==> flow/design.v <==
module joinC #(parameter N = 5)(
	input [N - 1 : 0] valid_in,
	output reg  [N - 1 : 0] ready_in,
	output valid_out,
	input ready_out
);
	assign valid_out = &valid_in; 
	reg[N - 1 : 0] singleValid;
	integer i, j;
	always @(*)begin
		for(i = 0; i < N; i = i + 1)begin
			singleValid[i] = 1;
			for(j = 0; j < N; j = j + 1)
				if(i != j)
					singleValid[i] = singleValid[i] & valid_in[j];
		end
		for(i = 0; i < N; i = i + 1)begin
			ready_in[i] = singleValid[i] & ready_out;
		end
	end
endmodule
module OEHB #(parameter INPUTS = 1,
		parameter OUTPUTS = 1,
		parameter DATA_IN_SIZE = 32,
		parameter DATA_OUT_SIZE = 32)
	(
		input clk,
		input rst,
		input [INPUTS * (DATA_IN_SIZE)- 1 : 0]data_in_bus,
		input [INPUTS - 1 : 0]valid_in_bus,
		output [INPUTS - 1 : 0] ready_in_bus,
		output [OUTPUTS * (DATA_OUT_SIZE) - 1 : 0]data_out_bus,
		output reg [OUTPUTS - 1 : 0]valid_out_bus,
		input 	[OUTPUTS - 1 : 0] ready_out_bus
);
	wire reg_en;
	reg [DATA_IN_SIZE - 1 : 0] data_reg;
	always@(posedge clk, posedge rst)
		if(rst)
			valid_out_bus[0] <= 0;
		else
			valid_out_bus[0] <= valid_in_bus[0] | ~ready_in_bus[0];
	always@(posedge clk, posedge rst)
		if(rst)
			data_reg <= 0;
		else if(reg_en)
			data_reg <= data_in_bus[0 * DATA_IN_SIZE +: DATA_IN_SIZE];
	assign data_out_bus[0 * DATA_OUT_SIZE +: DATA_OUT_SIZE] = data_reg;
	assign ready_in_bus[0] = ~valid_out_bus[0] | ready_out_bus[0];
	assign reg_en = ready_in_bus[0] & valid_in_bus[0];
endmodule
module delay_buffer #(parameter SIZE = 32) (
	input clk, rst,
	input valid_in, ready_in,
	output valid_out
);
	reg [SIZE - 1 : 0] shift_reg;
	always @(posedge clk)begin
		if(ready_in | rst)
			shift_reg[0] <= valid_in;
	end
	always @(posedge clk)begin
		if(rst)
			shift_reg[SIZE - 1 : 1] <= 0;
		else if(ready_in)
			shift_reg[SIZE - 1 : 1] <= shift_reg[SIZE - 2 : 0];
	end
	assign valid_out = shift_reg[SIZE - 1];
endmodule
module mul_4_stage (
	input clk, ce,
	input[31 : 0] a,
	input [31 : 0] b,
	output [31 : 0] p
);
	reg [31 : 0] a_reg, b_reg, q0, q1, q2;
	wire [63 : 0] mul_wire;
	assign mul_wire = a_reg * b_reg;
	wire [31 : 0] mul;
	assign mul = mul_wire[31 : 0];
	always @(posedge clk)
		if(ce)begin
			a_reg <= a;
			b_reg <= b;
			q0 <= mul;
			q1 <= q0;
			q2 <= q1;
		end
	assign p = q2;
endmodule
module mul_op #(parameter INPUTS = 2,
		parameter OUTPUTS = 1,
		parameter DATA_IN_SIZE = 32,
		parameter DATA_OUT_SIZE = 32)
		(
		input clk,
		input rst,
		input [INPUTS * (DATA_IN_SIZE)- 1 : 0]data_in_bus,
		input [INPUTS - 1 : 0]valid_in_bus,
		output [INPUTS - 1 : 0] ready_in_bus,
		output [OUTPUTS * (DATA_OUT_SIZE) - 1 : 0]data_out_bus,
		output [OUTPUTS - 1 : 0]valid_out_bus,
		input 	[OUTPUTS - 1 : 0] ready_out_bus
);
	localparam LATENCY = 4;
	wire [2 * DATA_OUT_SIZE - 1 : 0] temp_result;
	wire join_valid;
	wire buff_valid, oehb_valid, oehb_ready;
	wire oehb_dataOut, oehb_datain;
	joinC #(.N(INPUTS)) add_fork(.valid_in(valid_in_bus), .ready_in(ready_in_bus), .valid_out(join_valid), .ready_out(oehb_ready));
	mul_4_stage multiply_unit (.clk(clk), .ce(oehb_ready), .a(data_in_bus[0 * DATA_IN_SIZE +: DATA_IN_SIZE]), .b(data_in_bus[1 * DATA_IN_SIZE +: DATA_IN_SIZE]), .p(data_out_bus[0 * DATA_OUT_SIZE +: DATA_OUT_SIZE]));
	delay_buffer #(.SIZE(LATENCY - 1))delay_buff(.clk(clk), .rst(rst), .valid_in(join_valid), .ready_in(oehb_ready), .valid_out(buff_valid));
	OEHB #(.INPUTS(1), .OUTPUTS(1), .DATA_IN_SIZE(1), .DATA_OUT_SIZE(1)) oehb_buffer (.clk(clk), .rst(rst),
										 .data_in_bus(1'b0), .valid_in_bus(buff_valid), .ready_in_bus(oehb_ready),
										 .data_out_bus(oehb_dataOut), .valid_out_bus(valid_out_bus[0]), .ready_out_bus(ready_out_bus[0]));
endmodule
* Tool chain data of mul_op
The steps from the RTL of mul_op to its reports follow in flow order. Lines are those of the file above, counted from 1. Operators carry their Yosys type and port widths (W data, S select, Z words). Library cell names are shortened. A cell with - has no value.
Inputs: design top mul_op, clock port clk, cell library sky130hd, timing corner tt_025C_1v80

* Word-level counts
Source: Yosys, flattened and elaborated, memories not mapped. Widths are those after wreduce; folded enables and synchronous resets count as part of the registers. Registers that Yosys merges into a memory's read port (data or address) are not register bits. Print and check cells do not count. Equal cells are merged and count once.
Bit counts: cells after elaboration 17, input port bits 69, bits in registers 164, output and inout port bits 35
Cells by class: bitwise operators 7, $mul 1, reductions and logical operators 1
Operators with widths (count):
- $mul A32 B32 Y32 | 1
- $or A1 B1 Y1 | 3
- $and A1 B1 Y1 | 2
- $not A1 Y1 | 2
- $reduce_and A2 Y1 | 1

* Logic depth
Longest topological path by Yosys (ltp), each cell counted once; first at word level (registers and memories cut), then after technology mapping (sequential cells cut; the memories' decode and read muxes count).
Logic depth: depth in word-level cells 4, ABC_AREA 1, gate-level depth with buffers 31, gate-level depth less buffers 29

* Netlist
Yosys stat after the flow's synthesis: flattened, memories mapped to cells. It holds for the ABC_AREA given above (unset counts as 0); a run with the other value may have another netlist. The area totals of this step are shown rounded.
Synthesis totals: flip-flops 164, cell count 2518, sequential area 0.0049 mm^2, synthesis area 0.0219 mm^2, buffer cells 106
Cells by type:
- fa_1 | count 408, total area 8.17E+03 um^2
- edfxtp_1 | count 161, total area 4.83E+03 um^2
- inv_1 | count 807, total area 3.03E+03 um^2
- nand2_1 | count 721, total area 2.71E+03 um^2
- ha_1 | count 123, total area 1.54E+03 um^2
- clkbuf_1 | count 72, total area 270.259 um^2
- nand3_1 | count 43, total area 215.206 um^2
- xor2_1 | count 21, total area 183.926 um^2
- a21oi_1 | count 28, total area 140.134 um^2
- buf_2 | count 22, total area 110.106 um^2
- nor2_1 | count 28, total area 105.101 um^2
- xnor2_1 | count 11, total area 96.342 um^2
- nand3b_1 | count 8, total area 60.058 um^2
- o21ai_0 | count 12, total area 60.058 um^2
- nand4_1 | count 8, total area 50.048 um^2
- buf_4 | count 6, total area 45.043 um^2
- dfxtp_1 | count 2, total area 40.038 um^2
- a21o_1 | count 5, total area 37.536 um^2
Not listed: further types 20, cells in them 32.

* Path before layout
OpenSTA on the mapped netlist: ideal clock, no wires. The path of least setup slack (recovery checks aside). Input and output delay are each 20% of the period. Register names are those of the netlist, which keeps one name where synthesis merged equal registers.
Path after synthesis: path kind register to register, from register multiply_unit.b_reg[2], to register multiply_unit.q0[31], stages on the path 30, required time 7.748 ns, delay of the path 6.544 ns, library setup time 0.252 ns, launch time at the first pin 0.000 ns, period 8.0 ns, arrival 6.292 ns, setup slack 1.456 ns, buffers on the path 2, period reached after synthesis 6.544 ns
"delay of the path" is the arrival time less input delay plus setup time. "stages on the path": output pins that drive a net of the path, with the launching flip-flop's if there is one; two outputs of one cell count as two. "period reached after synthesis" = period - worst setup slack (recovery checks aside). The figure is calculated, with input and output delays left at 20% of the set period. The rows between start and end are the longest chain of elaborated cells between them; the timing report does not say that the signal goes this way. Where chains are equally long, one stands for them. Each line given opens the expression or statement behind the cell; cells for indexed reads and writes are added by Yosys, which also makes memories of some case tables.
Between the ends, after synthesis: path through edfxtp_1 clkbuf_1 buf_1 nand2_1 inv_1 fa_1 inv_1 fa_1 fa_1 fa_1 inv_1 fa_1 inv_1 fa_1 inv_1 fa_1 fa_1 ha_1 nand2_1 nor2_1 and3_1 nand4_1 nand3_1 nand2_1 nand2_1 nand3_1 nand2_1 inv_1 nand2_1 nand2_1, length of the longest elaborated chain 1, elaborated cells on any way between the ends 1, source lines of those cells 1, classes of those cells 1 x mul
Ends and longest elaborated chain, after synthesis:
- start: declaration | line 76 | reg [31 : 0] a_reg, b_reg, q0, q1, q2;
- start: assignment | line 84 | b_reg <= b;
- $mul A32 B32 Y32 | line 78 | assign mul_wire = a_reg * b_reg;
- end: assignment | line 85 | q0 <= mul;
- end: declaration | line 76

* Timing after layout
From the final timing report of run 1: the path of least setup slack in the routed layout; clock arrival at registers is part of the times.
Path post-layout: path kind register to register, from register multiply_unit.a_reg[14], to register multiply_unit.q0[31], setup slack 0.09 ns, library setup time 0.24 ns, period 7.01 ns, stages on the path 28, arrival 7.18 ns, launch time at the first pin 0.49 ns, required time 7.27 ns, buffers on the path 2
The rows between start and end are the longest chain of elaborated cells between them; the timing report does not say that the signal goes this way. Where chains are equally long, one stands for them.
Between the ends, post-layout: path through edfxtp_1 buf_8 buf_6 nand2_1 inv_1 fa_2 fa_2 fa_1 inv_1 fa_1 inv_1 fa_1 fa_2 fa_1 fa_1 ha_4 nand2_2 nor2_4 and3_4 nand4_1 nand3_2 nand2_1 nand2_2 nand3_2 nand2_4 inv_1 nand2_1 nand2_1, length of the longest elaborated chain 1, elaborated cells on any way between the ends 1, source lines of those cells 1, classes of those cells 1 x mul
Ends and longest elaborated chain, post-layout:
- start: declaration | line 76 | reg [31 : 0] a_reg, b_reg, q0, q1, q2;
- start: assignment | line 83 | a_reg <= a;
- $mul A32 B32 Y32 | line 78 | assign mul_wire = a_reg * b_reg;
- end: assignment | line 85 | q0 <= mul;
- end: declaration | line 76

# Flow runs of mul_op

Measured data: module mul_op, platform sky130hd, 2 stored runs of the flow under differing settings, order arbitrary. Input and output delays are each 20% of the period that was set; the output load is 0.01 pF.
"period reached" means the clock period less the worst setup slack. The figure is calculated, with input and output delays left at 20% of the set period.
By "allowed time less slack (worst setup path)" is meant the share of the clock period that the worst setup path is allowed (20% is reserved at inputs, 20% at outputs), minus its slack. Clock arrival times at its registers enter into it.
The measured numbers are rounded.

[run 1] flow files
==> flow/run.sh <==
#!/bin/bash
# the make line also repeats the synthesis and layout settings of config.mk as NAME=value (left out here)
make -C /OpenROAD-flow-scripts/flow DESIGN_CONFIG=/design/flow/config.mk WORK_HOME=/design/flow/orfs CLKGATE_MAP_FILE= finish
==> flow/config.mk <==
export PLATFORM = sky130hd
export DESIGN_NAME = mul_op
export DESIGN_NICKNAME = mul_op
export VERILOG_FILES = /design/flow/design.v
export SDC_FILE = /design/flow/constraint.sdc
export NUM_CORES = 4
export LEC_CHECK = 0
export ABC_AREA = 1
export CAP_MARGIN = 20
export CELL_PAD_IN_SITES_DETAIL_PLACEMENT = 1
export CORE_ASPECT_RATIO = 1.13
export CORE_MARGIN = 2
export CORE_UTILIZATION = 22
export CTS_CLUSTER_SIZE = 23
export GPL_ROUTABILITY_DRIVEN = 1
export GPL_TIMING_DRIVEN = 0
export MAX_ROUTING_LAYER = met4
export SLEW_MARGIN = 30
==> flow/constraint.sdc <==
create_clock -name core_clock -period 7.01 [get_ports {clk}]
set_input_delay 1.4020 -clock core_clock [delete_from_list [all_inputs] [get_ports {clk}]]
set_output_delay 1.4020 -clock core_clock [all_outputs]
set_load 0.01 [all_outputs]

[run 1] result: die area 0.102 mm^2; post-synthesis cell area 0.0219 mm^2; area of the standard cells in the finished layout 0.0261 mm^2; final design utilization 26.3 %; final setup TNS 0.000 ns; worst hold slack in the final report 0.418 ns; lowest setup slack 0.092 ns; period reached 6.918 ns; allowed time less slack (worst setup path) 6.92 ns; worst setup path type register to register

[run 2] flow files
==> flow/run.sh <==
#!/bin/bash
# the make line also repeats the synthesis and layout settings of config.mk as NAME=value (left out here)
make -C /OpenROAD-flow-scripts/flow DESIGN_CONFIG=/design/flow/config.mk WORK_HOME=/design/flow/orfs CLKGATE_MAP_FILE= finish
==> flow/config.mk <==
export PLATFORM = sky130hd
export DESIGN_NAME = mul_op
export DESIGN_NICKNAME = mul_op
export VERILOG_FILES = /design/flow/design.v
export SDC_FILE = /design/flow/constraint.sdc
export NUM_CORES = 4
export LEC_CHECK = 0
export ABC_AREA = 1
export CAP_MARGIN = 5
export CELL_PAD_IN_SITES_GLOBAL_PLACEMENT = 1
export CORE_ASPECT_RATIO = 0.89
export CORE_MARGIN = 7
export CORE_UTILIZATION = 60
export CTS_CLUSTER_DIAMETER = 202
export CTS_CLUSTER_SIZE = 46
export GPL_ROUTABILITY_DRIVEN = 1
export GPL_TIMING_DRIVEN = 0
export HOLD_SLACK_MARGIN = 0.07
export MAX_ROUTING_LAYER = met4
export MIN_ROUTING_LAYER = met1
export PLACE_DENSITY_LB_ADDON = 0.05
export SETUP_SLACK_MARGIN = 1.94
export SLEW_MARGIN = 15
export TNS_END_PERCENT = 95
==> flow/constraint.sdc <==
create_clock -name core_clock -period 12.9 [get_ports {clk}]
set_input_delay 2.5800 -clock core_clock [delete_from_list [all_inputs] [get_ports {clk}]]
set_output_delay 2.5800 -clock core_clock [all_outputs]
set_load 0.01 [all_outputs]

[run 2] result: die area 0.0421 mm^2; post-synthesis cell area 0.0219 mm^2; area of the standard cells in the finished layout 0.0242 mm^2; final design utilization 67.7 %; final setup TNS 0.000 ns; worst hold slack in the final report 0.408 ns; lowest setup slack 4.83 ns; period reached 8.070 ns; allowed time less slack (worst setup path) 8.07 ns; worst setup path type register to register
